==> flow/design.v <==
`timescale 1ns / 1ps
module sorting_system(
    input wire clk,              
    input wire rst_n,            
    input wire btn_manual_1,     
    input wire btn_manual_2,     
    input wire sensor_out,
    output wire s0, s1,
    output wire s2, s3,
    output wire led_r, led_g, led_b,
    input wire ir_sensor,        
    output wire servo_pwm_1,     
    output wire servo_pwm_2,     
    output wire led_ir_status    
);
    wire [1:0] detected_color;  
    tcs3200_core_v3 #(
        .SAMPLE_TIME(2500)
    ) color_sensor_inst (
        .clk(clk), .rst_n(rst_n),
        .sensor_out(sensor_out),
        .s0(s0), .s1(s1), .s2(s2), .s3(s3),
        .color_id(detected_color),
        .led_r(led_r), .led_g(led_g), .led_b(led_b)
    );
    reg ir_s1, ir_s2;
    wire ir_edge;
    always @(posedge clk) begin
        if (rst_n) begin
            ir_s1 <= 1'b1;
            ir_s2 <= 1'b1;
        end else begin
            ir_s1 <= ir_sensor;
            ir_s2 <= ir_s1;
        end
    end
    assign ir_edge = (ir_s2 == 1'b1 && ir_s1 == 1'b0);
    assign led_ir_status = ~ir_s2;  
    reg trig_1, trig_2;
    always @(posedge clk) begin
        if (rst_n) begin
            trig_1 <= 0;
            trig_2 <= 0;
        end else begin
            trig_1 <= 0;
            trig_2 <= 0;
            if (ir_edge) begin
                if (detected_color == 2'd1) trig_1 <= 1;
                else if (detected_color == 2'd2) trig_2 <= 1;
            end
        end
    end
    servo_core #(
        .START_DELAY(26250),
        .HOLD_TIME(30000)
    ) servo_1_inst (
        .clk(clk), .rst_n(rst_n),
        .activate(trig_1 | btn_manual_1),
        .pwm_out(servo_pwm_1)
    );
    servo_core #(
        .START_DELAY(50000),
        .HOLD_TIME(30000)
    ) servo_2_inst (
        .clk(clk), .rst_n(rst_n),
        .activate(trig_2 | btn_manual_2),
        .pwm_out(servo_pwm_2)
    );
endmodule
module tcs3200_core_v3(
    input clk, rst_n, sensor_out,
    output wire s0, s1,
    output reg s2, s3,
    output reg [1:0] color_id,
    output reg led_r, led_g, led_b
);
    assign s0 = 1; assign s1 = 1;  
    parameter SAMPLE_TIME = 12500000;  
    localparam RED=0, BLUE=1, GREEN=2;
    reg [1:0] state;
    reg [31:0] timer, counter;
    reg [31:0] r_val, g_val, b_val;
    reg s_in_d, s_in_d2;
    wire s_edge = s_in_d & ~s_in_d2;
    always @(posedge clk) begin
        if (rst_n) begin s_in_d <= 1'b0; s_in_d2 <= 1'b0; end
        else begin s_in_d <= sensor_out; s_in_d2 <= s_in_d; end
    end
    always @(posedge clk) begin
        if (rst_n) begin
            state <= RED; timer <= 0; counter <= 0; s2 <= 0; s3 <= 0;
            r_val <= 0; g_val <= 0; b_val <= 0;
            color_id <= 0; led_r<=0; led_g<=0; led_b<=0;
        end else begin
            if (timer < SAMPLE_TIME) begin
                timer <= timer + 1;
                if (s_edge) counter <= counter + 1;
            end else begin
                timer <= 0; counter <= 0;
                case(state)
                    RED: begin r_val <= counter; state <= BLUE; s2<=0; s3<=1; end
                    BLUE: begin b_val <= counter; state <= GREEN; s2<=1; s3<=1; end
                    GREEN: begin
                        g_val <= counter; state <= RED; s2<=0; s3<=0;
                        if ((r_val + g_val + b_val) > 1000) begin
                            if(r_val > g_val && r_val > b_val) begin
                                color_id <= 1; led_r<=1; led_g<=0; led_b<=0;
                            end else if(g_val > r_val && g_val > b_val) begin
                                color_id <= 2; led_r<=0; led_g<=1; led_b<=0;
                            end else if(b_val > r_val && b_val > g_val) begin
                                color_id <= 3; led_r<=0; led_g<=0; led_b<=1;
                            end
                        end else begin
                             led_r<=0; led_g<=0; led_b<=0;
                        end
                    end
                    default: begin state <= RED; s2<=0; s3<=0; end
                endcase
            end
        end
    end
endmodule
module servo_core #(
    parameter START_DELAY = 0,       
    parameter HOLD_TIME = 125000000  
)(
    input clk, rst_n, activate,
    output reg pwm_out
);
    parameter PWM_TOP = 2500;        
    parameter MIN_PULSE = 62;        
    parameter TARGET_PULSE = 146;    
    parameter STEP = 1;              
    reg [31:0] cnt;
    reg [31:0] duty;
    localparam IDLE=0, WAIT_DELAY=1, MOVE=2, HOLD=3, RETURN=4;
    reg [2:0] state;
    reg [31:0] general_timer;  
    always @(posedge clk) begin
        if (rst_n) begin
            state <= IDLE; duty <= MIN_PULSE; general_timer <= 0;
            cnt <= 0; pwm_out <= 0;
        end else begin
            if (cnt < PWM_TOP) cnt <= cnt + 1; else cnt <= 0;
            pwm_out <= (cnt < duty) ? 1 : 0;
            case(state)
                IDLE: begin
                    duty <= MIN_PULSE;
                    general_timer <= 0;
                    if (activate) begin
                        if (START_DELAY > 0) state <= WAIT_DELAY;
                        else state <= MOVE;
                    end
                end
                WAIT_DELAY: begin
                    if (general_timer < START_DELAY) begin
                        general_timer <= general_timer + 1;
                    end else begin
                        general_timer <= 0;
                        state <= MOVE;
                    end
                end
                MOVE: begin
                    if (duty < TARGET_PULSE) duty <= duty + STEP;
                    else begin
                        duty <= TARGET_PULSE;
                        general_timer <= 0;
                        state <= HOLD;
                    end
                end
                HOLD: begin
                    if (general_timer < HOLD_TIME) general_timer <= general_timer + 1;
                    else state <= RETURN;
                end
                RETURN: begin
                    if (duty > MIN_PULSE) duty <= duty - STEP;
                    else state <= IDLE;
                end
                default: state <= IDLE;
            endcase
        end
    end
endmodule
### From RTL to reports: sorting_system

Tool output for the design above, in the order of the flow.
Line numbers count from 1 in the design file above.
Cell names lack the library's common part.
A cell with - has no value.

| design | value |
|---|---|
| top module | sorting_system |
| clock | clk |
| library | sky130hd |
| corner | tt_025C_1v80 |

### Word level

Source: Yosys, flattened and elaborated, memories not mapped. Widths are those after wreduce. Registers that Yosys merges into a memory's read port (data or address) are not register bits. Print and check cells do not count. Equal cells are merged and count once.

| word-level totals | value |
|---|---|
| bits in registers | 375 |
| input port bits | 6 |
| output and inout port bits | 10 |
| word-level cells | 173 |

| operators by class | value |
|---|---|
| add/sub/neg operators | 12 |
| $lt $le $gt $ge | 20 |
| equal/unequal tests | 27 |
| muxes and demuxes | 47 |
| bitwise gates (word level) | 10 |
| reductions and logical operators | 29 |

Operators with widths:

| operator | count |
|---|---|
| two-way mux 32 bit | 10 |
| adder 32 x 1 -> 32 bit with constant B | 8 |
| case mux 32 bit (select 4 bit) | 2 |
| greater-than comparator 32 bit | 6 |
| case mux 32 bit (select 3 bit) | 2 |
| less-than comparator 32 x 12 -> 1 bit with constant B | 3 |
| less-than comparator 32 x 15 -> 1 bit with constant B | 3 |
| subtractor 32 x 1 -> 32 bit with constant B | 2 |
| adder 32 bit | 2 |
| less-than comparator 32 bit | 2 |
| greater-than comparator 32 x 6 -> 1 bit with constant B | 2 |
| less-than comparator 32 x 8 -> 1 bit with constant B | 2 |
| greater-than comparator 32 x 10 -> 1 bit with constant B | 1 |
| less-than comparator 32 x 16 -> 1 bit with constant B | 1 |
| two-way mux 3 bit | 10 |
| case mux 3 bit (select 5 bit) | 2 |
| != test 2 bit with constant B | 10 |
| two-way mux 1 bit | 17 |
| == test 3 x 2 -> 1 bit with constant B | 4 |
| AND reduction 2 bit | 5 |
| OR reduction 2 bit | 5 |
| AND reduction 5 bit | 2 |
| AND reduction 3 bit | 3 |
| nonzero test 3 bit | 3 |
| != test 2 x 1 -> 1 bit with constant B | 4 |
| nonzero test 4 bit | 2 |
| inverter 1 bit | 7 |
| == test 3 x 1 -> 1 bit with constant B | 2 |

Other operator kinds: 13; their cells: 23.

### Longest topological paths

Longest topological path by Yosys (ltp), each cell counted once; first at word level (registers and memories cut), then after technology mapping (sequential cells cut; the memories' decode and read muxes count).

| depth | value |
|---|---|
| depth after elaboration | 6 |
| ABC_AREA | 0 |
| gate-level depth with buffers | 15 |
| mapped depth without buffers | 15 |

### After synthesis

The flow's flattened synthesis, as Yosys stat reports it; memories are mapped. The netlist is that of the ABC_AREA named above (0 if unset); the other value can give another one.

Cell types:

| cell type | count |
|---|---|
| dfxtp_1 | 380 |
| ha_1 | 199 |
| a21oi_1 | 257 |
| nand2_1 | 322 |
| nor2_1 | 261 |
| fa_1 | 32 |
| inv_1 | 167 |
| xor2_1 | 60 |
| nand4_1 | 80 |
| o21ai_0 | 94 |
| a21o_1 | 62 |
| clkbuf_1 | 96 |
| nor3_1 | 70 |
| nand3_1 | 66 |
| xnor2_1 | 35 |
| and3_1 | 40 |
| nor4_1 | 38 |
| nor2b_1 | 24 |

Not listed: further types 68, cells in them 312.

| mapped netlist | value |
|---|---|
| cell count | 2595 |
| cell area after synthesis | 21275.4 sq um |
| mapped flip-flops | 380 |
| buffers | 114 |

The figures by module come from a second, unflattened synthesis with its own total; it is not the netlist above.

| second synthesis, totals | value |
|---|---|
| cells (unflattened synthesis) | 2677 |
| area total of the unflattened synthesis | 22068.7 sq um |

Rows give one instance, submodules left out.

By module:

| module | instances | cells | area (sq um) | seq. area (sq um) |
|---|---|---|---|---|
| tcs3200_core_v3 (SAMPLE_TIME=2500) | 1 | 1344 | 10829.1 | 3443.3 |
| servo_core | 1 | 666 | 5662.9 | 2042.0 |
| servo_core | 1 | 655 | 5444.0 | 2042.0 |
| sorting_system | 1 | 12 | 132.6 | 80.1 |

### Path before layout

OpenSTA on the mapped netlist: ideal clock, no wires. The path of least setup slack (recovery checks aside). Input and output delay are each 20% of the period. Register names are those of the netlist, which keeps one name where synthesis merged equal registers.

| timing post-synthesis | value |
|---|---|
| path kind | flip-flop to flip-flop |
| start point | reg color_sensor_inst.g_val[1] |
| end point | reg color_sensor_inst.led_g |
| period | 8.0 ns |
| library setup time | 0.134 ns |
| time at the first pin | 0.000 ns |
| arrival time | 3.969 ns |
| required time | 7.866 ns |
| setup slack | 3.897 ns |
| path delay | 4.103 ns |
| driving pins on the path | 14 |
| buffers on the path | 0 |
| synthesis period reached | 4.103 ns |

"path delay" is the arrival time less input delay plus setup time.
"driving pins on the path": output pins that drive a net of the path, with the launching flip-flop's if there is one; two outputs of one cell count as two.
"synthesis period reached" is the clock period less the worst setup slack; recovery checks do not enter. This is arithmetic on one report: input and output delays are still those of the set period (20% each).
Between the ends stands the longest chain of elaborated cells between them, by number of cells; it is not shown to be the way that was timed. Of several equally long chains one is given.
Each line given opens the expression or statement behind the cell; cells for indexed reads and writes are added by Yosys, which also makes memories of some case tables.
At most two assigning lines are given for a register; there are more.

| between the ends, post-synthesis | value |
|---|---|
| path through | dfxtp_1 fa_1 ha_1 fa_1 a21o_1 a221o_2 a21oi_2 mux2_1 a311oi_1 nand4_1 or4_1 or4_4 or3b_1 o211ai_1 |
| cells in the longest elaborated chain | 6 |
| elaborated cells between the ends (all ways) | 16 |
| RTL lines with such cells | 4 |

Ends and longest elaborated chain, post-synthesis:

| item | line | RTL |
|---|---|---|
| from (decl) | 82 | `reg [31:0] r_val, g_val, b_val;` |
| from (assign) | 92 | `r_val <= 0; g_val <= 0; b_val <= 0;` |
| from (assign) | 104 | `g_val <= counter; state <= RED; s2<=0; s3<=0;` |
| greater-than comparator 32 bit | 110 | `end else if(b_val > r_val && b_val > g_val) begin` |
| logical AND 1 bit | 110 |  |
| two-way mux 1 bit | 110 |  |
| two-way mux 1 bit | 108 | `end else if(g_val > r_val && g_val > b_val) begin` |
| two-way mux 1 bit | 106 | `if(r_val > g_val && r_val > b_val) begin` |
| two-way mux 1 bit | 105 | `if ((r_val + g_val + b_val) > 1000) begin` |
| to (assign) | 107 | `color_id <= 1; led_r<=1; led_g<=0; led_b<=0;` |
| to (assign) | 109 | `color_id <= 2; led_r<=0; led_g<=1; led_b<=0;` |
| to (decl) | 75 | `output reg led_r, led_g, led_b` |

### Path in the finished layout

Path of least setup slack in the final report of run A (OpenROAD, finished layout, wires in). Where an end is a register, its clock arrival counts in the times.

| timing post-layout | value |
|---|---|
| path kind | flip-flop to flip-flop |
| start point | reg color_sensor_inst.r_val[1] |
| end point | reg color_sensor_inst.color_id |
| period | 8.0 ns |
| library setup time | 0.07 ns |
| time at the first pin | 0.54 ns |
| arrival time | 4.97 ns |
| required time | 8.48 ns |
| setup slack | 3.51 ns |
| driving pins on the path | 14 |
| buffers on the path | 0 |

An end named without its bit number is one bit of that signal or, where synthesis recoded a state register, one of its new flip-flops.
Between the ends stands the longest chain of elaborated cells between them, by number of cells; it is not shown to be the way that was timed. Of several equally long chains one is given.
At most two assigning lines are given for a register; there are more.

| between the ends, post-layout | value |
|---|---|
| path through | dfxtp_1 fa_1 ha_1 fa_1 a21o_1 a221o_2 a21oi_2 mux2_1 a311oi_1 nand4_1 or4_1 or4_4 and3_4 o21ai_1 |
| cells in the longest elaborated chain | 5 |
| elaborated cells between the ends (all ways) | 15 |
| RTL lines with such cells | 4 |

Ends and longest elaborated chain, post-layout:

| item | line | RTL |
|---|---|---|
| from (decl) | 82 | `reg [31:0] r_val, g_val, b_val;` |
| from (assign) | 92 | `r_val <= 0; g_val <= 0; b_val <= 0;` |
| from (assign) | 101 | `RED: begin r_val <= counter; state <= BLUE; s2<=0; s3<=1; end` |
| greater-than comparator 32 bit | 110 | `end else if(b_val > r_val && b_val > g_val) begin` |
| logical AND 1 bit | 110 |  |
| two-way mux 2 bit | 110 |  |
| two-way mux 2 bit | 108 | `end else if(g_val > r_val && g_val > b_val) begin` |
| two-way mux 2 bit | 106 | `if(r_val > g_val && r_val > b_val) begin` |
| to (assign) | 107 | `color_id <= 1; led_r<=1; led_g<=0; led_b<=0;` |
| to (assign) | 109 | `color_id <= 2; led_r<=0; led_g<=1; led_b<=0;` |
| to (decl) | 74 | `output reg [1:0] color_id,` |

==> runs of sorting_system <==
Top module sorting_system; platform sky130hd; tools Yosys and OpenROAD; 4 stored runs in no particular order. Input and output delays are each 20% of the period that was set; the output load is 0.01 pF.
"clock period reached" means the clock period less the worst setup slack. The figure is calculated, with input and output delays left at 20% of the set period.
"time used up by the worst setup path": the worst setup path's part of the clock period (all of it between registers, 20% less for each end at a port) less its slack. A launch clock that arrives late makes it longer, a capture clock that arrives late makes it shorter.
"total power of the final layout" rests on the timing tool's default activity at the inputs, not on a simulated workload.
A setting shown as n/a is not set for that run.

| run name | CAP_MARGIN | CELL_PAD_IN_SITES_GLOBAL_PLACEMENT | CORE_ASPECT_RATIO | CORE_UTILIZATION | CTS_CLUSTER_SIZE | HOLD_SLACK_MARGIN | period_ns | CORE_MARGIN | SLEW_MARGIN | lowest hold slack (ns) | standard-cell area of the final layout (sq um) | area of the synthesized netlist (sq um) | worst setup slack after layout (ns) | die outline area (sq um) | post-layout utilization (%) | total power of the final layout (W) | clock period reached (ns) | time used up by the worst setup path (ns) | type of the worst setup path |
|---|---|---|---|---|---|---|---|---|---|---|---|---|---|---|---|---|---|---|---|
| run A | 5 | 2 | 1.62 | 40 | 54 | -0.02 | 8.0 | 2 | 20 | 0.438 | 23551.3 | 21275.4 | 3.506 | 55102.9 | 44.8 | 0.00404 | 4.494 | 4.49 | flip-flop to flip-flop |
| run B | 20 | 2 | n/a | 40 | 54 | n/a | 8.0 | 2 | 20 | 0.437 | 23732.8 | 21275.4 | 3.551 | 55048.9 | 45.2 | 0.004179 | 4.449 | 4.45 | flip-flop to flip-flop |
| run C | 20 | n/a | n/a | 40 | n/a | n/a | 8.0 | 2 | 20 | 0.430 | 23597.6 | 21275.4 | 3.622 | 55048.9 | 44.9 | 0.004095 | 4.378 | 4.38 | flip-flop to flip-flop |
| run D | 20 | n/a | n/a | 40 | n/a | n/a | 3.22 | 2 | 20 | 0.398 | 26018.7 | 21275.4 | -1.026 | 55048.9 | 49.5 | 0.010708 | 4.246 | 4.25 | flip-flop to flip-flop |
